==> flow/design.v <==
`timescale 1fs / 1fs
module row_col_cod #(
		     parameter WORD_W = 8,
		     parameter ROW_W = 4,  
			 parameter SIZE = (1<<ROW_W)
		     )
   (
    input 		  rst,
    input 		  en,
    input 		  clk,
    input [WORD_W-1:0] 	  word,
    output reg [SIZE-1:0] r_all_nxt, 
    output reg [SIZE-1:0] row_nxt,
    output reg [SIZE-1:0] col_nxt);
   integer 		  i;
   reg [WORD_W-ROW_W-1:0] 	  r_all_bin, col_bin;
   always @* begin
      r_all_nxt[SIZE-1] = 1'b1;
      r_all_bin = word>>ROW_W;  
      for(i = 0; i < SIZE ; i=i+1)begin
	 if( i < r_all_bin)
	   r_all_nxt[i] = 1'b0;
	 else
	   r_all_nxt[i] = 1'b1;
	 if(i == r_all_bin)
	   row_nxt[i] = 1'b1;
	 else
	   row_nxt[i] = 1'b0;
      end
      col_bin = (word<<ROW_W)>>ROW_W;  
      if(r_all_bin[0] == 0)
	for(i=0; i < SIZE; i = i+1)
	  if(i < col_bin)
	    col_nxt[i] = 1'b1;
	  else
	    col_nxt[i] = 1'b0;
      else
	for(i=(SIZE-1); i >= 0 ; i = i-1)
	  if(i >= (SIZE-col_bin))
	    col_nxt[i] = 1'b1;
	  else
	    col_nxt[i] = 1'b0;
   end
endmodule 
`timescale 1fs / 1fs
module row_col_cod_reg #(
		     parameter WORD_W = 8,
		     parameter ROW_W = 4,  
			 parameter SIZE = (1<<ROW_W)
		     )
   (
    input 		  rst,
    input 		  en,
    input 		  clk,
	input [SIZE-1:0] r_all_nxt, 
    input [SIZE-1:0] row_nxt,
    input [SIZE-1:0] col_nxt,
    output reg [SIZE-1:0] r_all, 
    output reg [SIZE-1:0] row,
    output reg [SIZE-1:0] col);
   always @ (posedge clk, posedge rst) begin 
      if(rst)begin
	 r_all <= 16'd0;
	   col <= 16'd0;
	   row <= 16'd0;
      end
      else if(en)begin
	 r_all <= r_all_nxt;
	 row <= row_nxt;
	 col <= col_nxt;
      end
   end 
endmodule
`timescale 1fs / 1fs
module row_col_cod_5x5 #(
		     parameter MAX = 25  
		     )
   (
    input 		  rst,
    input 		  en,
    input 		  clk,
    input [4:0] 	  word,
    output reg [4:0] r_all, 
    output reg [4:0] row,
    output reg [4:0] col);
    parameter SIZE = 3'd5;  
   integer 		  i;
   reg [4:0] 	  r_all_nxt, row_nxt, col_nxt;
   reg [2:0] 	  r_all_bin; 
   reg [2:0] 	  col_bin;
   always @* begin
	  r_all_nxt[4] = 1'b1;
      r_all_nxt[3:0] = r_all[3:0];
      row_nxt = row;
      r_all_bin = 3'd0;
      col_bin = 3'd0;
      col_nxt = col;
      if(word > MAX)
	 r_all_nxt = {SIZE{1'b1}};
      else begin
	 if(word <= 5'd5)begin
	   r_all_bin = 3'd0;
	   col_bin = word;
	 end
	 else
	   if(word <= 5'd10)begin
	      r_all_bin = 3'd1;
	      col_bin = word - 5'd5;
	   end
	   else
	     if(word <= 5'd15)begin
		r_all_bin = 3'd2;
		col_bin = word - 5'd10;
	     end
	     else
	       if(word <= 5'd20)begin
		  r_all_bin = 3'd3;
		  col_bin = word - 5'd15;
	       end
	       else begin
		  r_all_bin = 3'd4;
		  col_bin = word - 5'd20;
	       end
	 for(i = 0; i < SIZE ; i=i+1)begin
	    if( i < r_all_bin)
	      r_all_nxt[i] = 1'b0;
	    else
	      r_all_nxt[i] = 1'b1;
	    if(i == r_all_bin)
	      row_nxt[i] = 1'b1;
	    else
	      row_nxt[i] = 1'b0;
	 end
	 if(r_all_bin[0] == 0)
	   for(i=0; i < SIZE; i = i+1)
	     if(i < col_bin)
	       col_nxt[i] = 1'b1;
	     else
	       col_nxt[i] = 1'b0;
	 else
	   for(i=(SIZE-1); i >= 0 ; i = i-1)
	     if(i >= (SIZE-col_bin))
	       col_nxt[i] = 1'b1;
	     else
	       col_nxt[i] = 1'b0;
      end
   end
   always @ (posedge clk, posedge rst) begin 
      if(rst)begin
	 r_all <= 5'd0;
	 row <= 5'd0;
	 col <= 5'd0;
      end
      else if(en)begin
	 r_all <= r_all_nxt;
	 row <= row_nxt;
	 col <= col_nxt;
      end
   end 
endmodule  
`timescale 1fs / 1fs
module tdc_digital (
		    input 	  rst,
		    input 	  en,
		    input 	  clk,
		    input [6:0]  counter_in,
		    input [15:0] phase_in,
		    output [11:0] tdc_word);
   reg [6:0]				      counter;
   reg [15:0] 				      phase; 				      
   integer 				      i,j;
   always @ (posedge clk, posedge rst) begin 
      if(rst == 1'b1) begin
	 for (i=0; i<7; i=i+1) 
	   counter[i] <= 1'b0;
	 for (i=0; i<16; i=i+1) 
	   phase[i] <= 1'b0;
      end
      else if(en == 1'b1) begin
	 for (i=0; i<7; i=i+1) 
	   counter[i] <= counter_in[i];
	 for (i=0; i<16; i=i+1) 
	   phase[i] <= phase_in[i];
      end
   end 
   wire [6:0]			      counter_aux,counter_mod;
   reg [6:0] 			      counter_last;
   assign counter_aux = (phase[0] == 1) ? counter-1 : counter;
   assign counter_mod = counter_last - counter_aux;
   reg 				      edge_flag;
   reg  [4:0] 			      edge_index,edge_index_last;
   wire [4:0] 			      phase_shift;
   always @* begin
      edge_flag = 1'b0;
      edge_index = 5'd0;
      for (j=1; j<16; j = j+1) begin
	 if(phase[j-1]==1'b1 && phase[j]==1'b0) begin
	    edge_index = j-1'd1;
	    edge_flag = 1'b1;
	 end
	 if(phase[j-1]==1'b0 && phase[j]==1'b1) begin
	    edge_index = j-1'b1 + 5'd16;
	    edge_flag = 1'b1;
	 end
      end
      if(edge_flag == 1'b0)
	if(phase[5] == 1'b1)
	  edge_index = 5'd15;
	else
	  edge_index = 5'd31;
   end 
   assign tdc_word = (counter_mod<<5) + edge_index - edge_index_last;
   always @ (posedge clk, posedge rst)
     if(rst) begin
	counter_last <= 1'b0;
	edge_index_last <= 1'b0;
	end
     else if(en) begin
       counter_last <= counter_aux;
	edge_index_last <= edge_index;
     end	
endmodule
`timescale 1fs / 1fs
module adpll_ctr0(
    input 	      rst,
    input 	      en,
    input 	      clk,
    input [26-1:0] FCW,
    input [1:0]       adpll_mode,
    output reg 	      channel_lock,
    output 	      channel_sat,
    input 	      data_mod,
    output 	      dco_pd,
    output [4:0]      dco_c_l_rall,
    output [4:0]      dco_c_l_row,
    output [4:0]      dco_c_l_col,
    output [15:0]     dco_c_m_rall,
    output [15:0]     dco_c_m_row,
    output [15:0]     dco_c_m_col,
    output [15:0]     dco_c_s_rall,
    output [15:0]     dco_c_s_row,
    output [15:0]     dco_c_s_col,
    output 	      tdc_pd,
    output 	      tdc_pd_inj,
    input [6:0]       tdc_ripple_count,
    input [15:0]      tdc_phase,
    input [3:0]       alpha_l,
    input [3:0]       alpha_m,
    input [3:0]       alpha_s_rx,
    input [3:0]       alpha_s_tx,
    input [3:0]       beta,
    input [2:0]       lambda_rx,
    input [2:0]       lambda_tx,
    input [1:0]       iir_n_rx,
    input [1:0]       iir_n_tx, 
    input [4:0]       FCW_mod,
    input [4:0]       dco_c_l_word_test,
    input [7:0]       dco_c_m_word_test,
    input [7:0]       dco_c_s_word_test,
    input 	      dco_pd_test,
    input 	      tdc_pd_test,
    input 	      tdc_pd_inj_test		 
		 );
   wire signed [4:0]  dco_c_l_word;
   wire signed [7:0]  dco_c_m_word;
   wire signed [7:0]  dco_c_s_word;
   wire [11:0] 	      tdc_word;
   wire [15:0]     dco_c_m_rall_nxt;
   wire [15:0]     dco_c_m_row_nxt;
   wire [15:0]     dco_c_m_col_nxt;
   wire [15:0]     dco_c_s_rall_nxt;
   wire [15:0]     dco_c_s_row_nxt;
   wire [15:0]     dco_c_s_col_nxt;
   parameter IDLE = 5'b00001, PU = 5'b00010, C_L = 5'b00100, C_M = 5'b01000, C_S = 5'b10000;
   parameter  PD = 2'd0, TEST = 2'd1, RX = 2'd2, TX = 2'd3;
   reg [26-1:0] FCW_last;
   reg [1:0] 	   adpll_mode_last;
   reg [3:0] 	   alpha;
   reg [8:0] 	   time_count, time_count_nxt;
   reg 		   dco_pd_state, dco_pd_state_nxt;
   reg 		   tdc_pd_state, tdc_pd_state_nxt;
   reg 		   tdc_pd_inj_state, tdc_pd_inj_state_nxt;
   reg [4:0] 	   state_rx, state_rx_nxt;
   reg 		   rst_accum, rst_accum_nxt;
   reg 		   rst_lock_detect_nxt, rst_lock_detect;
   reg 		   en_lock_detect_nxt, en_lock_detect;
   reg 		   channel_lock_nxt;
   reg 		   en_integral, en_integral_nxt;
   reg 		   en_mod,en_mod_nxt;
   wire 	   rst_accum_all;
   wire        rst_lock_detect_all;
   wire signed [7:0] 		otw_int_round_sat;
   reg signed [4:0] 		otw_l_fixed, otw_l_fixed_nxt;
   reg signed [7:0] 		otw_m_fixed, otw_m_fixed_nxt;
   reg signed [7:0] 		otw_s_fixed, otw_s_fixed_nxt;
   wire signed [27-1:0] 	      ph_diff;
   wire signed [27-1:0] 	      ph_diff_accum;
   reg signed [27-1:0] 	ph_diff_accum_last;
   wire signed [27-1:0] 	ph_diff_mod;
   wire signed [27-1:0] 	freq_dev;
   wire signed [27-1:0] 	integral;
   wire signed [27-1:0] 	integral_beta;
   reg signed [27-1:0] 	integral_last;
   reg [1:0] 			iir_n;
   reg [2:0] 			lambda;
   wire signed [27-1:0] 	iir_out;
   wire signed [27-1:0] 	iir1_in, iir2_in, iir3_in;
   wire signed [27-1:0] 	iir1_out, iir2_out, iir3_out;
   reg signed [27-1:0] 	iir1_out_last, iir2_out_last, iir3_out_last;
   reg signed [27-1-14:0]      aux1, aux1_nxt, aux2, aux2_nxt;
   reg [4:0] 			      aux1_count, aux1_count_nxt, aux2_count, aux2_count_nxt;
   reg 				      lock_detect, lock_detect_nxt;
   reg signed [27-1-14:0]       lock_detect_word, lock_detect_word_nxt;
   row_col_cod_5x5 row_col_cod_l(
			    .rst(rst),
			    .en(en),
			    .clk(clk),
			    .word((dco_c_l_word[4]==0)?dco_c_l_word+5'd13:
				  dco_c_l_word-5'd19),
			    .r_all(dco_c_l_rall),
			    .row(dco_c_l_row),
			    .col(dco_c_l_col)
			    );
   row_col_cod row_col_cod_m(
			    .rst(rst),
			    .en(en),
			    .clk(clk),
			    .word({~dco_c_m_word[7],dco_c_m_word[6:0]}), 
			    .r_all_nxt(dco_c_m_rall_nxt),
			    .row_nxt(dco_c_m_row_nxt),
			    .col_nxt(dco_c_m_col_nxt)
			    );
   row_col_cod_reg row_col_cod_reg_m(
			    .rst(rst),
			    .en(en),
			    .clk(clk),
				.r_all_nxt(dco_c_m_rall_nxt),
			    .row_nxt(dco_c_m_row_nxt),
			    .col_nxt(dco_c_m_col_nxt),
			    .r_all(dco_c_m_rall),
			    .row(dco_c_m_row),
			    .col(dco_c_m_col)
			    );
   row_col_cod row_col_cod_s(
			    .rst(rst),
			    .en(en),
			    .clk(clk),
			    .word({~dco_c_s_word[7],dco_c_s_word[6:0]}),
			    .r_all_nxt(dco_c_s_rall_nxt),
			    .row_nxt(dco_c_s_row_nxt),
			    .col_nxt(dco_c_s_col_nxt)
			    );
   row_col_cod_reg row_col_cod_reg_s(
			    .rst(rst),
			    .en(en),
			    .clk(clk),
				.r_all_nxt(dco_c_s_rall_nxt),
			    .row_nxt(dco_c_s_row_nxt),
			    .col_nxt(dco_c_s_col_nxt),
			    .r_all(dco_c_s_rall),
			    .row(dco_c_s_row),
			    .col(dco_c_s_col)
			    );
   tdc_digital tdc_digital0(
			  .clk(clk),
			  .rst(rst),
			  .en(en),
			  .counter_in(tdc_ripple_count),
			  .phase_in(tdc_phase),
			  .tdc_word(tdc_word));
   assign dco_pd = (adpll_mode == TEST)? dco_pd_test : dco_pd_state;
   assign tdc_pd = (adpll_mode == TEST)? tdc_pd_test : tdc_pd_state;
   assign tdc_pd_inj = (adpll_mode == TEST)? tdc_pd_inj_test : tdc_pd_inj_state;
   assign ph_diff = FCW - {tdc_word,{{(14){1'b0}}}};
   assign freq_dev = (data_mod == 1'b1)? 
		     {{{(12+1){1'b0}}},FCW_mod,{{(14-5){1'b0}}}}:
		     ~{{{(12+1){1'b0}}},FCW_mod,{{(14-5){1'b0}}}}+1;
   assign ph_diff_mod = (en_mod==1'b0)? ph_diff: ph_diff + freq_dev;
   assign ph_diff_accum = ph_diff_accum_last + ph_diff_mod;
   assign rst_accum_all = rst | rst_accum;
   always @ (posedge clk, posedge rst_accum_all)
     if(rst_accum_all)
       ph_diff_accum_last <= 27'd0;
     else if(en)
       ph_diff_accum_last <= ph_diff_accum;
   assign integral = iir_out + integral_last;
   assign integral_beta = integral >>> beta;
   always @ (posedge clk, posedge rst_accum_all)
      if(rst_accum_all)
         integral_last <= 27'd0;
      else if(en&en_integral) 
	          integral_last <= integral;
   assign iir1_in = ph_diff_accum;
   assign iir1_out = (iir1_in>>>lambda)-(iir1_out_last>>>lambda)+iir1_out_last;
   assign iir2_in = iir1_out;
   assign iir2_out = (iir2_in>>>lambda)-(iir2_out_last>>>lambda)+iir2_out_last;
   assign iir3_in = iir2_out;
   assign iir3_out = (iir3_in>>>lambda)-(iir3_out_last>>>lambda)+iir3_out_last;
   assign iir_out = iir_n[1] ? (iir_n[0] ? iir3_out : iir2_out) :
		    (iir_n[0] ? iir1_out : iir1_in);
   always @ (posedge clk, posedge rst_accum_all )
     if(rst_accum_all) begin
	iir1_out_last <= 27'd0;
	iir2_out_last <= 27'd0;
	iir3_out_last <= 27'd0;
     end
     else if(en) begin
	iir1_out_last <= iir1_out;
	iir2_out_last <= iir2_out;
	iir3_out_last <= iir3_out;
     end 
   wire signed [27-1:0] 	ntw;
   wire signed [27-1:0] 	otw;
   wire [14-1:0] 		otw_frac;
   wire signed [27-1-14:0] otw_int;
   wire signed [27-1-14:0] otw_int_round; 
   assign ntw = (en_integral == 1'b1)? integral_beta + (iir_out >>> alpha) :
		iir_out >>> alpha;
   assign otw = (ntw << 7);
   assign otw_int = otw[27-1:14];
   assign otw_int_round = (otw[13]) ? otw_int + 1 : otw_int;
   assign otw_int_round_sat = (state_rx == C_L)? ((otw_int_round > 16'sd12 ) ? 8'sd12 :
   			      ((otw_int_round < -16'sd13 ) ? -8'sd13:otw_int_round )) : 
			      (otw_int_round > 16'sd127 ) ? 8'sd127 :
			      ((otw_int_round < -16'sd128 ) ? -8'sd128: otw_int_round); 
   assign dco_c_l_word = (adpll_mode == TEST)? dco_c_l_word_test :
			 (((state_rx == C_L) && ~rst_accum )? otw_int_round_sat :
			  otw_l_fixed);
   assign dco_c_m_word = (adpll_mode == TEST)? dco_c_m_word_test :
			 (((state_rx == C_M) && ~rst_accum )? otw_int_round_sat :
			 otw_m_fixed);
   assign dco_c_s_word = (adpll_mode == TEST)? dco_c_s_word_test :
			 (((state_rx == C_S) && ~rst_accum )? otw_int_round_sat :
			 otw_s_fixed);
   assign channel_sat = (dco_c_s_word == -8'sd128) || (dco_c_s_word == 8'sd127);
   always @ * begin
      state_rx_nxt = state_rx;
      otw_l_fixed_nxt = otw_l_fixed;
      otw_m_fixed_nxt = otw_m_fixed;
      otw_s_fixed_nxt = otw_s_fixed;
      time_count_nxt = time_count;
      dco_pd_state_nxt = dco_pd_state;
      tdc_pd_state_nxt = tdc_pd_state;
      tdc_pd_inj_state_nxt = tdc_pd_inj_state;  
      rst_accum_nxt = rst_accum;
      rst_lock_detect_nxt = rst_lock_detect;
      en_lock_detect_nxt = en_lock_detect;
      alpha = alpha_s_rx;
      channel_lock_nxt = channel_lock;
      en_integral_nxt = en_integral;
      lambda = lambda_rx;
      iir_n = 2'd0;
      en_mod_nxt = en_mod;
      if( (FCW != FCW_last) || (adpll_mode != adpll_mode_last))
	state_rx_nxt = IDLE;
      else
	case(state_rx)
	  IDLE:
	    begin
	       time_count_nxt = 9'd0;
	       otw_l_fixed_nxt = 5'sd0;
	       otw_m_fixed_nxt = 8'sd0;
	       otw_s_fixed_nxt = 8'sd0;
	       en_lock_detect_nxt = 1'b0;
	       rst_lock_detect_nxt = 1'b1;
	       channel_lock_nxt = 1'b0;
	       en_integral_nxt = 1'b0;
	       en_mod_nxt = 1'b0;
	       if(adpll_mode == PD) begin
		  dco_pd_state_nxt = 1'b1;
		  tdc_pd_state_nxt = 1'b1;
		  tdc_pd_inj_state_nxt = 1'b1;
	       end
	       if(adpll_mode == RX || adpll_mode == TX )
		 state_rx_nxt = PU;
	    end
	  PU: 
	    begin
	       time_count_nxt = time_count + 9'd1;
	       dco_pd_state_nxt = 1'b0;
	       case(time_count)
		 6'd16: tdc_pd_state_nxt = 1'b0;
		 6'd48: tdc_pd_inj_state_nxt = 1'b0;
		 7'd112:
		   begin 
		      state_rx_nxt = C_L;
		      rst_accum_nxt = 1'b1;
		      time_count_nxt = 9'd0; 
		   end
	       endcase
	    end 
	  C_L:  
	    begin
	       rst_accum_nxt = 1'b0;
	       rst_lock_detect_nxt = 1'b0;
	       alpha = alpha_l;
	       en_lock_detect_nxt = 1'b1;
	       if(lock_detect & (~rst_lock_detect))begin
		  otw_l_fixed_nxt = lock_detect_word;	      
		  state_rx_nxt = C_M;
		  rst_accum_nxt = 1'b1;
		  rst_lock_detect_nxt = 1'b1;
	       end
	    end 
	  C_M:  
	    begin
	       rst_accum_nxt = 1'b0;
	       alpha = alpha_m;
	       rst_lock_detect_nxt = 1'b0;
	       if(lock_detect & (~rst_lock_detect))begin		  
		  otw_m_fixed_nxt = lock_detect_word;  
		  state_rx_nxt = C_S;
		  rst_accum_nxt = 1'b1;
		  en_lock_detect_nxt = 1'b0;
	       end
	    end 
	  C_S:  
	    begin 
	       case(adpll_mode)
		 RX: 
		   begin
		      rst_accum_nxt = 1'b0;
		      alpha = alpha_s_rx;
		      iir_n = iir_n_rx;
		      lambda = lambda_rx;
		      time_count_nxt = time_count + 9'd1;
		      if(beta > 4'd0)
			en_integral_nxt = 1'b1;
		      case(time_count)
			9'd480: channel_lock_nxt = 1'b1;   
		      endcase 
		   end 
		 TX:
		   begin
		      rst_accum_nxt = 1'b0;
		      alpha = alpha_s_tx;
		      iir_n = iir_n_tx;
		      lambda = lambda_tx;
		      time_count_nxt = time_count + 9'd1;
		      case(time_count)
			9'd480: channel_lock_nxt = 1'b1;   
		      endcase
		      if(channel_lock == 1'b1) 
			en_mod_nxt = 1'b1;
		   end	 
	       endcase
	    end
	endcase  
   end
   always @ (posedge clk, posedge rst)
     if(rst)begin
	state_rx <= IDLE;
	time_count <= 9'd0;
	dco_pd_state <= 1'b1;
	tdc_pd_state <= 1'b1;
	tdc_pd_inj_state <= 1'b1;
	rst_accum <= 1'b0;
	otw_l_fixed <= 5'sd0;
	otw_m_fixed <= 8'sd0;
	otw_s_fixed <= 8'sd0;
	en_lock_detect <= 1'b0;
	rst_lock_detect <= 1'b0;
	channel_lock <= 1'b0;
	en_integral <= 1'b0;
	en_mod <= 1'b0;
	FCW_last <= 26'd0;
	adpll_mode_last <= 2'd0;
     end
     else if(en)begin
	state_rx <= state_rx_nxt;
	time_count <= time_count_nxt;
	dco_pd_state <= dco_pd_state_nxt;
	tdc_pd_state <= tdc_pd_state_nxt;
	tdc_pd_inj_state <= tdc_pd_inj_state_nxt;
   	rst_accum <= rst_accum_nxt;
	otw_l_fixed <= otw_l_fixed_nxt;
	otw_m_fixed <= otw_m_fixed_nxt;
	otw_s_fixed <= otw_s_fixed_nxt;
	en_lock_detect <= en_lock_detect_nxt;
	rst_lock_detect <= rst_lock_detect_nxt ;
	channel_lock <= channel_lock_nxt;
	en_integral <= en_integral_nxt;
	en_mod <= en_mod_nxt;
	FCW_last <= FCW;
	adpll_mode_last <= adpll_mode;
     end 
   always @ * begin
      aux1_nxt = aux1;
      aux2_nxt = aux2;
      aux1_count_nxt = aux1_count;
      aux2_count_nxt = aux2_count;
      lock_detect_nxt = lock_detect;
      lock_detect_word_nxt = lock_detect_word;
      if(otw_int_round_sat == aux1) begin
	 aux1_count_nxt = aux1_count_nxt + 4'd1;
	 if(aux1_count_nxt == 4'd15 || (state_rx == C_L && aux1_count_nxt == 5'd8 )  )begin
	    lock_detect_nxt = 1'b1;
	    lock_detect_word_nxt = aux1;
	 end
      end
      else 
	if(otw_int_round_sat == aux2) begin
	   aux2_count_nxt = aux2_count_nxt + 4'd1;
	   if(aux2_count_nxt == 4'd15 || (state_rx == C_L && aux1_count_nxt == 5'd8 ) )begin
	      lock_detect_nxt = 1'b1;
	      lock_detect_word_nxt = aux2;   
	   end	   
	end
	else begin
	   aux1_nxt = otw_int_round;
	   aux1_count_nxt = 4'd1;
	   aux2_nxt = aux1;
	   aux2_count_nxt = aux1_count;
	end 
   end 
   assign rst_lock_detect_all  = rst|rst_lock_detect;
   always @ (posedge clk, posedge rst_lock_detect_all)
     if(rst_lock_detect_all)begin
	aux1 <= {(27-14){1'b1}};
     aux2 <= {(27-14){1'b1}};
     aux1_count <=4'h0;
     aux2_count <= 4'h0;
     lock_detect <= 1'b0;
     lock_detect_word <= {(27-14){1'b1}};
  end
     else if(en & en_lock_detect)begin
	aux1 <= aux1_nxt;
	aux2 <= aux2_nxt;
	aux1_count <= aux1_count_nxt;
	aux2_count <= aux2_count_nxt;
	lock_detect <= lock_detect_nxt;
	lock_detect_word <= lock_detect_word_nxt;
     end
endmodule 
`timescale 1fs / 1fs
module adpll_ctr
   (
    input                     rst,
    input                     clk,
    input                     valid,
    input [5-1:0] address,
    input [26-1:0] wdata,
    input                     wstrb,
    output [1:0]              rdata,
    output reg                ready,
    input                     data_mod,  
    output                    dco_pd,
    output reg [1:0]          dco_osc_gain,
    output [4:0]              dco_c_l_rall,
    output [4:0]              dco_c_l_row,
    output [4:0]              dco_c_l_col,
    output [15:0]             dco_c_m_rall,
    output [15:0]             dco_c_m_row,
    output [15:0]             dco_c_m_col,
    output [15:0]             dco_c_s_rall,
    output [15:0]             dco_c_s_row,
    output [15:0]             dco_c_s_col,
    output                    tdc_pd,
    output                    tdc_pd_inj,
    output reg [2:0]          tdc_ctr_freq,
    input [6:0]               tdc_ripple_count,
    input [15:0]              tdc_phase
    );
   always @(posedge clk, posedge rst) begin
     if (rst)
       ready <= 1'b0;
     else
       ready <= valid;
   end
   reg                        rst_soft;
   reg [26-1:0]            FCW;
   reg [1:0]                  adpll_mode;
   reg                        en;
   reg [3:0]                  alpha_l;
   reg [3:0]                  alpha_m;
   reg [3:0]                  alpha_s_rx;
   reg [3:0]                  alpha_s_tx;
   reg [3:0]                  beta;
   reg [2:0]                  lambda_rx;
   reg [2:0]                  lambda_tx;
   reg [1:0]                  iir_n_rx;
   reg [1:0]                  iir_n_tx;
   reg [4:0]                  FCW_mod;
   reg signed [4:0]           dco_c_l_word_test;
   reg signed [7:0]           dco_c_m_word_test;
   reg signed [7:0]           dco_c_s_word_test;
   reg                        dco_pd_test;
   reg                        tdc_pd_test;
   reg                        tdc_pd_inj_test;
   wire                       rst_int;
   assign rst_int = rst | rst_soft;
   wire                       channel_lock;
   wire                       channel_sat;
   assign rdata = (address == (5'd0))? {{1'b0}, channel_lock}:
                  (address == (5'd23))? {{1'b0}, channel_sat}:
                  {2'b11};
   always @ (posedge clk, posedge rst) begin
     if (rst) begin
        rst_soft <= 1'b0;
        FCW <= 26'h2620000;  
        adpll_mode <= 2'b0;
        en <= 1'b0;
        alpha_l <= 4'd14;
        alpha_m <= 4'd8;
        alpha_s_rx <= 4'd7;
        alpha_s_tx <= 4'd4;
        beta <= 4'd0;
        lambda_rx <= 3'd2;
        lambda_tx <= 3'd2;
        iir_n_rx <= 2'd3;
        iir_n_tx <= 2'd2;
        FCW_mod <= 5'b01001;  
        dco_c_l_word_test <= 5'sd0;
        dco_c_m_word_test <= 8'sd0;
        dco_c_s_word_test <= 8'sd0;
        dco_pd_test <= 1'b1;
        tdc_pd_test <= 1'b1;
        tdc_pd_inj_test <= 1'b1;
        tdc_ctr_freq <= 3'b100;
        dco_osc_gain <= 2'b10;
     end else if (valid & wstrb) begin
        case (address)
          (5'd1): rst_soft <= wdata[0];
          (5'd2): FCW <= wdata[26-1:0];
          (5'd3): adpll_mode <= wdata[1:0];
          (5'd4): en <= wdata[0];
          (5'd5): alpha_l <= wdata[3:0];
          (5'd6): alpha_m <= wdata[3:0];
          (5'd7): alpha_s_rx <= wdata[3:0];
          (5'd8): alpha_s_tx <= wdata[3:0];
          (5'd9): beta <= wdata[3:0];
          (5'd10): lambda_rx <= wdata[2:0];
          (5'd11): lambda_tx <= wdata[2:0];
          (5'd12): iir_n_rx <= wdata[1:0];
          (5'd13): iir_n_tx <= wdata[1:0];
          (5'd14): FCW_mod <= wdata[4:0];
          (5'd15): dco_c_l_word_test <= wdata[4:0];
          (5'd16): dco_c_m_word_test <= wdata[7:0];
          (5'd17): dco_c_s_word_test <= wdata[7:0];
          (5'd18): dco_pd_test <= wdata[0];
          (5'd19): tdc_pd_test <= wdata[0];
          (5'd20): tdc_pd_inj_test <= wdata[0];
          (5'd21): tdc_ctr_freq <= wdata[2:0];
          (5'd22): dco_osc_gain <= wdata[1:0];
          default:;
        endcase
     end
   end
   adpll_ctr0 adpll_ctr0
     (
	  .clk               (clk),
	  .rst               (rst_int),
	  .en                (en),
	  .FCW               (FCW[26-1:0]),
	  .adpll_mode        (adpll_mode[1:0]),
	  .data_mod          (data_mod),
	  .tdc_ripple_count  (tdc_ripple_count[6:0]),
	  .tdc_phase         (tdc_phase[15:0]),
	  .alpha_l           (alpha_l[3:0]),
	  .alpha_m           (alpha_m[3:0]),
	  .alpha_s_rx        (alpha_s_rx[3:0]),
	  .alpha_s_tx        (alpha_s_tx[3:0]),
	  .beta              (beta[3:0]),
	  .lambda_rx         (lambda_rx[2:0]),
	  .lambda_tx         (lambda_tx[2:0]),
	  .iir_n_rx          (iir_n_rx[1:0]),
	  .iir_n_tx          (iir_n_tx[1:0]),
	  .FCW_mod           (FCW_mod[4:0]),
	  .dco_c_l_word_test (dco_c_l_word_test[4:0]),
	  .dco_c_m_word_test (dco_c_m_word_test[7:0]),
	  .dco_c_s_word_test (dco_c_s_word_test[7:0]),
	  .dco_pd_test       (dco_pd_test),
	  .tdc_pd_test       (tdc_pd_test),
	  .tdc_pd_inj_test   (tdc_pd_inj_test),
	  .channel_lock      (channel_lock),
	  .channel_sat       (channel_sat),
	  .dco_pd            (dco_pd),
	  .dco_c_l_rall      (dco_c_l_rall[4:0]),
	  .dco_c_l_row       (dco_c_l_row[4:0]),
	  .dco_c_l_col       (dco_c_l_col[4:0]),
	  .dco_c_m_rall      (dco_c_m_rall[15:0]),
	  .dco_c_m_row       (dco_c_m_row[15:0]),
	  .dco_c_m_col       (dco_c_m_col[15:0]),
	  .dco_c_s_rall      (dco_c_s_rall[15:0]),
	  .dco_c_s_row       (dco_c_s_row[15:0]),
	  .dco_c_s_col       (dco_c_s_col[15:0]),
	  .tdc_pd            (tdc_pd),
	  .tdc_pd_inj        (tdc_pd_inj)
      );
endmodule
Step by step through the tools: adpll_ctr. Tool output for the design above before and after an edit, in the order of the flow. Lines under "original" count in the file above, lines under "edited" in the edited file. "difference" is "edited" less "original", of the values as shown; "relative change" is that difference over "original", in percent. Cell names lack the library's common part. A cell with n/a has no value.

Design top: adpll_ctr. Clock input: clk. Standard-cell library: sky130hd. Library corner: tt_025C_1v80.

Diff. The edit as a unified diff against the file above. A script made this edit. It changes what the design does and was not meant as an optimisation.

```diff
@@ -662,10 +662,5 @@
     input [15:0]              tdc_phase
     );
-   always @(posedge clk, posedge rst) begin
-     if (rst)
-       ready <= 1'b0;
-     else
-       ready <= valid;
-   end
+   always @(*) ready = valid;
    reg                        rst_soft;
    reg [26-1:0]            FCW;
```

Elaborated design. Counts by Yosys on the flattened word-level netlist (proc, flatten, opt, wreduce; memories kept). Register bits leave out memories and registers merged into their read ports (data or address). Print and check cells are left out. Cells with the same type and inputs are merged into one.

Storage and ports: register bits (original 485, edited 484, difference -1, relative change -0.21%); bits in latches (original 0, edited 0, difference 0); memory bits (writable) (original 0, edited 0, difference 0); bits in read-only memories (original 0, edited 0, difference 0); clocked read ports x word width (original 0, edited 0, difference 0); memories (original 0, edited 0, difference 0); bits of input ports (original 59, edited 59, difference 0, relative change 0.00%); output and inout port bits (original 122, edited 122, difference 0, relative change 0.00%); word-level cells (original 807, edited 806, difference -1, relative change -0.12%).

Cells by class: add/sub/neg operators (original 29, edited 29, difference 0, relative change 0.00%); multipliers (original 0, edited 0, difference 0); divide/modulo/power cells (original 0, edited 0, difference 0); magnitude comparators (original 121, edited 121, difference 0, relative change 0.00%); eq/ne operators (original 97, edited 97, difference 0, relative change 0.00%); shifts and indexed selects (original 8, edited 8, difference 0, relative change 0.00%); multiplexer cells (original 340, edited 340, difference 0, relative change 0.00%); bitwise gates (word level) (original 32, edited 32, difference 0, relative change 0.00%); reduce/logical cells (original 97, edited 97, difference 0, relative change 0.00%).

Operator list: 1-bit 2-to-1 mux (original 240, edited 240, difference 0, relative change 0.00%); 5-bit 2-to-1 mux (original 43, edited 43, difference 0, relative change 0.00%); 1-bit logical AND (original 35, edited 35, difference 0, relative change 0.00%); 4-bit less-than comparator with constant A (original 32, edited 32, difference 0, relative change 0.00%); 2-bit AND reduction (original 25, edited 25, difference 0, relative change 0.00%); 1-bit NOT (original 24, edited 24, difference 0, relative change 0.00%); 4-bit == test with constant A (original 16, edited 16, difference 0, relative change 0.00%); 4-bit by 32-bit >= comparator with 1-bit output with constant A (original 16, edited 16, difference 0, relative change 0.00%); 3-bit by 4-bit less-than comparator with 1-bit output with constant A (original 16, edited 16, difference 0, relative change 0.00%); 8-bit 2-to-1 mux (original 14, edited 14, difference 0, relative change 0.00%); 5-bit by 4-bit == test with 1-bit output with constant B (original 13, edited 13, difference 0, relative change 0.00%); 3-bit 2-to-1 mux (original 12, edited 12, difference 0, relative change 0.00%); 2-bit != test with constant B (original 10, edited 10, difference 0, relative change 0.00%); 5-bit == test with constant B (original 9, edited 9, difference 0, relative change 0.00%); 3-bit by 32-bit >= comparator with 1-bit output with constant A (original 9, edited 9, difference 0, relative change 0.00%); 3-bit by 4-bit == test with 1-bit output with constant A (original 8, edited 8, difference 0, relative change 0.00%); 1-bit by 4-bit less-than comparator with 1-bit output with constant A (original 8, edited 8, difference 0, relative change 0.00%); 2-bit by 4-bit less-than comparator with 1-bit output with constant A (original 8, edited 8, difference 0, relative change 0.00%); 27-bit adder (original 6, edited 6, difference 0, relative change 0.00%); 1-bit by 32-bit >= comparator with 1-bit output with constant A (original 6, edited 6, difference 0, relative change 0.00%); 2-bit by 32-bit >= comparator with 1-bit output with constant A (original 6, edited 6, difference 0, relative change 0.00%); 1-bit case mux with 2-bit select (original 6, edited 6, difference 0, relative change 0.00%); 4-bit AND reduction (original 6, edited 6, difference 0, relative change 0.00%); 5-bit AND reduction (original 6, edited 6, difference 0, relative change 0.00%); 2-bit nonzero test (original 6, edited 6, difference 0, relative change 0.00%); 27-bit by 3-bit >>> shifter with 27-bit output (original 6, edited 6, difference 0, relative change 0.00%); 5-bit by 3-bit == test with 1-bit output with constant B (original 5, edited 5, difference 0, relative change 0.00%); 1-bit logical OR (original 5, edited 5, difference 0, relative change 0.00%).

Not every row of either side is listed.

Logic depth. Yosys ltp: most cells in a row. Word level: on the elaborated netlist, between registers, memories and ports. Mapped: between sequential cells and ports; inverters and the memories' decode and read muxes count.

Logic depth: word-level depth (original 74, edited 74, difference 0, relative change 0.00%); ABC_AREA (original 0, edited 0); gate-level depth with buffers (original 133, edited 143, difference +10, relative change +7.52%).

Netlist. The flow's flattened synthesis, as Yosys stat reports it; memories are mapped. The netlist is that of the ABC_AREA named above (0 if unset); the other value can give another one.

Cell types: nand2_1 (original 691, edited 751, difference +60, relative change +8.68%); a21oi_1 (original 424, edited 471, difference +47, relative change +11.08%); o21ai_0 (original 399, edited 429, difference +30, relative change +7.52%); xnor2_1 (original 136, edited 109, difference -27, relative change -19.85%); xor2_1 (original 85, edited 103, difference +18, relative change +21.18%); nand3_1 (original 123, edited 106, difference -17, relative change -13.82%); nor2_1 (original 482, edited 498, difference +16, relative change +3.32%); clkbuf_1 (original 238, edited 254, difference +16, relative change +6.72%); mux2_2 (original 237, edited 222, difference -15, relative change -6.33%); inv_1 (original 387, edited 374, difference -13, relative change -3.36%); a211oi_1 (original 95, edited 106, difference +11, relative change +11.58%); nor2b_1 (original 33, edited 43, difference +10, relative change +30.30%); buf_1 (original 30, edited 40, difference +10, relative change +33.33%); a21boi_0 (original 6, edited 16, difference +10, relative change +166.67%); nand4_1 (original 49, edited 40, difference -9, relative change -18.37%); a31oi_1 (original 55, edited 63, difference +8, relative change +14.55%); o22a_1 (original 18, edited 10, difference -8, relative change -44.44%); o31a_1 (original 14, edited 6, difference -8, relative change -57.14%).

Not every row of either side is listed.

Synthesis totals: mapped cells (original 5653, edited 5793, difference +140, relative change +2.48%); cell area after synthesis (mm2) (original 0.045844, edited 0.0463294, difference +0.0004854, relative change +1.06%); sequential area (mm2) (original 0.0121391, edited 0.0121141, difference -0.0000250, relative change -0.21%); mapped flip-flops (original 482, edited 481, difference -1, relative change -0.21%); buffer cells (original 316, edited 339, difference +23, relative change +7.28%).

By module: a second synthesis without flattening, with its own total; a netlist apart from the flattened one above.

Second synthesis, totals: cells (unflattened synthesis) (original 5366, edited 5524, difference +158, relative change +2.94%); area total of the unflattened synthesis (mm2) (original 0.0459316, edited 0.04687, difference +0.0009384, relative change +2.04%).

Rows give one instance, submodules left out.

Modules, original: adpll_ctr0 (times used 1, cells 4281, area 0.0332632 mm2); adpll_ctr (times used 1, cells 245, area 0.0038925 mm2); row_col_cod_reg (times used 2, cells 102, area 0.0018643 mm2); tdc_digital (times used 1, cells 265, area 0.0024236 mm2); row_col_cod (times used 2, cells 118, area 0.0007069 mm2); row_col_cod_5x5 (times used 1, cells 135, area 0.0012099 mm2).

Modules, edited: adpll_ctr0 (times used 1, cells 4439, area 0.0342053 mm2); adpll_ctr (times used 1, cells 245, area 0.0038887 mm2); row_col_cod_reg (times used 2, cells 102, area 0.0018643 mm2); tdc_digital (times used 1, cells 265, area 0.0024236 mm2); row_col_cod (times used 2, cells 118, area 0.0007069 mm2); row_col_cod_5x5 (times used 1, cells 135, area 0.0012099 mm2).

Worst setup path after synthesis. OpenSTA on the mapped netlist: ideal clock, no wires. The path of least setup slack (recovery checks aside). Input and output delay are each 20% of the period. Register names are those of the netlist, which keeps one name where synthesis merged equal registers.

Path post-synthesis: kind (original input-to-output, edited input-to-output); start point (original in data_mod, edited in data_mod); end point (original out rdata[0], edited out rdata[0]); clock period (ps) (original 40000, edited 40000, difference 0, relative change 0.00%); external output delay (ps) (original 8000, edited 8000, difference 0, relative change 0.00%); launch time at the first pin (ps) (original 8000, edited 8000, difference 0, relative change 0.00%); data arrival time (ps) (original 27742, edited 28105, difference +363, relative change +1.31%); required time (ps) (original 32000, edited 32000, difference 0, relative change 0.00%); setup slack (ps) (original 4258, edited 3895, difference -363); path delay (ps) (original 19742, edited 20105, difference +363, relative change +1.84%); stages on the path (original 100, edited 105, difference +5, relative change +5.00%); synthesis period reached (ps) (original 35742, edited 36105, difference +363, relative change +1.02%).

"path delay" is the arrival time less input delay plus setup time. A path that ends at an output port has no setup time. "stages on the path" counts driving pins, that of a launching flip-flop among them; a cell with two outputs on the path counts twice. "synthesis period reached" is the clock period less the worst setup slack; recovery checks do not enter. This is arithmetic on one report: input and output delays are still those of the set period (20% each). The rows between start and end are the longest chain of elaborated cells between them; the timing report does not say that the signal goes this way. Where chains are equally long, one stands for them. Each line given opens the expression or statement behind the cell; cells for indexed reads and writes are added by Yosys, which also makes memories of some case tables.

On the way, post-synthesis, original:
Cells stage by stage: clkbuf_1 mux2_2 inv_1 fa_1 nor2b_1 o21ai_0 nand2b_1 a21o_1 a21o_1 a21o_1 a21o_1 a21o_1 a21o_1 a21o_1 a21o_1 a21o_1 a21o_1 xnor2_1 [64 not listed] a21o_1 a21o_1 a21o_1 a31oi_1 xnor2_1 a32oi_2 or4b_4 nor4_4 xnor2_1 buf_6 o21ai_0 a21oi_1 a22oi_1 or2_2 nor3_1 a31o_2 o22ai_1 nand2b_1. The figure for cells in the longest elaborated chain is 31.

RTL lines, path post-synthesis, original: start, declared (RTL line 646) `input                     data_mod,`; 27-bit 2-to-1 mux (RTL line 375) `assign freq_dev = (data_mod == 1'b1)?`; 27-bit adder (RTL line 378) `assign ph_diff_mod = (en_mod==1'b0)? ph_diff: ph_diff + freq_dev;`; 27-bit 2-to-1 mux (RTL line 378); 27-bit adder (RTL line 379) `assign ph_diff_accum = ph_diff_accum_last + ph_diff_mod;`; 27-bit by 3-bit >>> shifter with 27-bit output (RTL line 394) `assign iir1_out = (iir1_in>>>lambda)-(iir1_out_last>>>lambda)+iir1_out_last;`; 27-bit subtractor (RTL line 394); 27-bit adder (RTL line 394); [17 not listed]; 8-bit 2-to-1 mux (RTL line 422) `assign otw_int_round_sat = (state_rx == C_L)? ((otw_int_round > 16'sd12 ) ? 8'sd12 :`; 8-bit 2-to-1 mux (RTL line 433) `(((state_rx == C_S) && ~rst_accum )? otw_int_round_sat :`; 8-bit 2-to-1 mux (RTL line 432) `assign dco_c_s_word = (adpll_mode == TEST)? dco_c_s_word_test :`; 8-bit == test (RTL line 435) `assign channel_sat = (dco_c_s_word == -8'sd128) || (dco_c_s_word == 8'sd127);`; 1-bit logical OR (RTL line 435); 2-bit 2-to-1 mux (RTL line 695) `(address == (5'd23))? {{1'b0}, channel_sat}:`; 2-bit 2-to-1 mux (RTL line 694) `assign rdata = (address == (5'd0))? {{1'b0}, channel_lock}:`; end, declared (RTL line 644) `output [1:0]              rdata,`.

On the way, post-synthesis, edited:
Cells stage by stage: clkbuf_1 mux2_2 inv_1 fa_1 nor2b_1 o21ai_0 nand2b_1 a21o_1 a21o_1 a21o_1 a21o_1 a21o_1 a21o_1 a21o_1 a21o_1 a21o_1 a21o_1 xor2_1 [69 not listed] a21oi_1 a211oi_1 nand3_1 a221oi_4 nand3b_1 xnor2_2 buf_2 buf_2 o21ai_0 o32ai_2 o21ai_0 inv_1 ha_1 nand2_1 or2_2 o21ai_0 o22ai_1 nand2b_1. The figure for cells in the longest elaborated chain is 31.

RTL lines, path post-synthesis, edited: start, declared (RTL line 646) `input                     data_mod,`; 27-bit 2-to-1 mux (RTL line 375) `assign freq_dev = (data_mod == 1'b1)?`; 27-bit adder (RTL line 378) `assign ph_diff_mod = (en_mod==1'b0)? ph_diff: ph_diff + freq_dev;`; 27-bit 2-to-1 mux (RTL line 378); 27-bit adder (RTL line 379) `assign ph_diff_accum = ph_diff_accum_last + ph_diff_mod;`; 27-bit by 3-bit >>> shifter with 27-bit output (RTL line 394) `assign iir1_out = (iir1_in>>>lambda)-(iir1_out_last>>>lambda)+iir1_out_last;`; 27-bit subtractor (RTL line 394); 27-bit adder (RTL line 394); [17 not listed]; 8-bit 2-to-1 mux (RTL line 422) `assign otw_int_round_sat = (state_rx == C_L)? ((otw_int_round > 16'sd12 ) ? 8'sd12 :`; 8-bit 2-to-1 mux (RTL line 433) `(((state_rx == C_S) && ~rst_accum )? otw_int_round_sat :`; 8-bit 2-to-1 mux (RTL line 432) `assign dco_c_s_word = (adpll_mode == TEST)? dco_c_s_word_test :`; 8-bit == test (RTL line 435) `assign channel_sat = (dco_c_s_word == -8'sd128) || (dco_c_s_word == 8'sd127);`; 1-bit logical OR (RTL line 435); 2-bit 2-to-1 mux (RTL line 690) `(address == (5'd23))? {{1'b0}, channel_sat}:`; 2-bit 2-to-1 mux (RTL line 689) `assign rdata = (address == (5'd0))? {{1'b0}, channel_lock}:`; end, declared (RTL line 644) `output [1:0]              rdata,`.

Path in the finished layout. From the final timing report of the runs of pair 1: the path of least setup slack in the routed layout; clock arrival at registers is part of the times. The report prints the path's times to 10 ps; the period is as set.

Path post-layout: kind (original input-to-output, edited input-to-output); start point (original in data_mod, edited in data_mod); end point (original out rdata[0], edited out rdata[0]); clock period (ps) (original 39300, edited 39300, difference 0, relative change 0.00%); external output delay (ps) (original 7860, edited 7860, difference 0, relative change 0.00%); launch time at the first pin (ps) (original 7860, edited 7860, difference 0, relative change 0.00%); data arrival time (ps) (original 30230, edited 30460, difference +230, relative change +0.76%); required time (ps) (original 31440, edited 31440, difference 0, relative change 0.00%); setup slack (ps) (original 1210, edited 980, difference -230); stages on the path (original 104, edited 89, difference -15, relative change -14.42%).

The rows between start and end are the longest chain of elaborated cells between them; the timing report does not say that the signal goes this way. Where chains are equally long, one stands for them.

On the way, post-layout, original:
Cells stage by stage: dlymetal6s2s_1 mux2_2 inv_1 fa_1 nor2b_1 o21ai_0 nand2b_1 a21o_1 a21o_1 a21o_1 a21o_1 a21o_1 a21o_1 a21o_1 a21o_1 a21o_1 a21o_1 xnor2_1 [68 not listed] a31oi_1 nor2_1 a31oi_1 o32ai_1 mux2_2 a32oi_2 or4b_4 nor4_4 xnor2_4 o21ai_0 a21oi_2 a22oi_1 or2_2 nor3_1 a31o_2 o22ai_1 nand2b_1 clkdlybuf4s50_1. The figure for cells in the longest elaborated chain is 31.

RTL lines, path post-layout, original: start, declared (RTL line 646) `input                     data_mod,`; 27-bit 2-to-1 mux (RTL line 375) `assign freq_dev = (data_mod == 1'b1)?`; 27-bit adder (RTL line 378) `assign ph_diff_mod = (en_mod==1'b0)? ph_diff: ph_diff + freq_dev;`; 27-bit 2-to-1 mux (RTL line 378); 27-bit adder (RTL line 379) `assign ph_diff_accum = ph_diff_accum_last + ph_diff_mod;`; 27-bit by 3-bit >>> shifter with 27-bit output (RTL line 394) `assign iir1_out = (iir1_in>>>lambda)-(iir1_out_last>>>lambda)+iir1_out_last;`; 27-bit subtractor (RTL line 394); 27-bit adder (RTL line 394); [17 not listed]; 8-bit 2-to-1 mux (RTL line 422) `assign otw_int_round_sat = (state_rx == C_L)? ((otw_int_round > 16'sd12 ) ? 8'sd12 :`; 8-bit 2-to-1 mux (RTL line 433) `(((state_rx == C_S) && ~rst_accum )? otw_int_round_sat :`; 8-bit 2-to-1 mux (RTL line 432) `assign dco_c_s_word = (adpll_mode == TEST)? dco_c_s_word_test :`; 8-bit == test (RTL line 435) `assign channel_sat = (dco_c_s_word == -8'sd128) || (dco_c_s_word == 8'sd127);`; 1-bit logical OR (RTL line 435); 2-bit 2-to-1 mux (RTL line 695) `(address == (5'd23))? {{1'b0}, channel_sat}:`; 2-bit 2-to-1 mux (RTL line 694) `assign rdata = (address == (5'd0))? {{1'b0}, channel_lock}:`; end, declared (RTL line 644) `output [1:0]              rdata,`.

On the way, post-layout, edited:
Cells stage by stage: clkbuf_2 mux2_2 ha_1 a21o_1 a21oi_1 xnor2_1 mux2_2 ha_1 a21oi_1 o2111a_1 a21boi_0 o21ai_0 xnor2_1 nor2_1 a21oi_1 mux2i_1 mux2i_1 fa_1 [53 not listed] nand3_1 o21ai_0 a32oi_1 and4bb_2 a21boi_0 a21oi_1 o32ai_2 nand4_1 and2_1 o221ai_1 and2_1 o21a_1 nand2_1 or2_2 o21ai_1 o22ai_1 nand2b_1 clkdlybuf4s50_1. The figure for cells in the longest elaborated chain is 31.

RTL lines, path post-layout, edited: start, declared (RTL line 646) `input                     data_mod,`; 27-bit 2-to-1 mux (RTL line 375) `assign freq_dev = (data_mod == 1'b1)?`; 27-bit adder (RTL line 378) `assign ph_diff_mod = (en_mod==1'b0)? ph_diff: ph_diff + freq_dev;`; 27-bit 2-to-1 mux (RTL line 378); 27-bit adder (RTL line 379) `assign ph_diff_accum = ph_diff_accum_last + ph_diff_mod;`; 27-bit by 3-bit >>> shifter with 27-bit output (RTL line 394) `assign iir1_out = (iir1_in>>>lambda)-(iir1_out_last>>>lambda)+iir1_out_last;`; 27-bit subtractor (RTL line 394); 27-bit adder (RTL line 394); [17 not listed]; 8-bit 2-to-1 mux (RTL line 422) `assign otw_int_round_sat = (state_rx == C_L)? ((otw_int_round > 16'sd12 ) ? 8'sd12 :`; 8-bit 2-to-1 mux (RTL line 433) `(((state_rx == C_S) && ~rst_accum )? otw_int_round_sat :`; 8-bit 2-to-1 mux (RTL line 432) `assign dco_c_s_word = (adpll_mode == TEST)? dco_c_s_word_test :`; 8-bit == test (RTL line 435) `assign channel_sat = (dco_c_s_word == -8'sd128) || (dco_c_s_word == 8'sd127);`; 1-bit logical OR (RTL line 435); 2-bit 2-to-1 mux (RTL line 690) `(address == (5'd23))? {{1'b0}, channel_sat}:`; 2-bit 2-to-1 mux (RTL line 689) `assign rdata = (address == (5'd0))? {{1'b0}, channel_lock}:`; end, declared (RTL line 644) `output [1:0]              rdata,`.

Flow runs. Both versions went through the flow (Yosys, OpenROAD) with the same settings in each pair. Constraints: input delay and output delay 20% of the set period each, output load 0.01 pF.

Flow settings, pair 1:
The figure for CORE_UTILIZATION is 40. The entry for PLACE_DENSITY reads 0.6. The entry for period_ns reads 39.3. CAP_MARGIN: 20. For CORE_MARGIN the number is 2. Under SLEW_MARGIN stands 20.

Measured results, pair 1: cell area after synthesis (mm2) (original 0.045844, edited 0.0463294, difference +0.0004854, relative change +1.06%); die footprint (mm2) (original 0.117334, edited 0.118563, difference +0.001229, relative change +1.05%); std-cell area (final layout) (mm2) (original 0.0520099, edited 0.0526755, difference +0.0006656, relative change +1.28%); utilization of the finished layout (%) (original 45.6, edited 45.9, difference +0.3); worst slack on setup checks (ps) (original 1212, edited 979, difference -233); sum of negative setup slack (ps) (original 0, edited 0, difference 0); worst hold slack in the final report (ps) (original 473, edited 468, difference -5); period achieved (ps) (original 38088, edited 38321, difference +233, relative change +0.61%).

Flow settings, pair 2:
The entry for ABC_AREA reads 1. CAP_MARGIN: 5. For CELL_PAD_IN_SITES_DETAIL_PLACEMENT the number is 2. The entry for CELL_PAD_IN_SITES_GLOBAL_PLACEMENT reads 2. For CORE_ASPECT_RATIO the number is 0.85. The figure for CORE_UTILIZATION is 31. CTS_CLUSTER_DIAMETER: 394. For CTS_CLUSTER_SIZE the number is 30. For GPL_ROUTABILITY_DRIVEN the number is 1. For GPL_TIMING_DRIVEN the number is 1. For PLACE_DENSITY_LB_ADDON the number is 0.07. For TNS_END_PERCENT the number is 20. The entry for period_ns reads 26.5. For CORE_MARGIN the number is 2. Under SLEW_MARGIN stands 20.

Measured results, pair 2: cell area after synthesis (mm2) (original 0.0426096, edited 0.0427948, difference +0.0001852, relative change +0.43%); die footprint (mm2) (original 0.140442, edited 0.141046, difference +0.000604, relative change +0.43%); std-cell area (final layout) (mm2) (original 0.0584723, edited 0.0565605, difference -0.0019118, relative change -3.27%); utilization of the finished layout (%) (original 42.8, edited 41.3, difference -1.5); worst slack on setup checks (ps) (original -3178, edited -2514, difference +664); sum of negative setup slack (ps) (original -3178, edited -2514, difference +664); worst hold slack in the final report (ps) (original 484, edited 481, difference -3); period achieved (ps) (original 29678, edited 29014, difference -664, relative change -2.24%).

"period achieved" = clock period - worst setup slack. The figure is calculated, with input and output delays left at 20% of the set period.
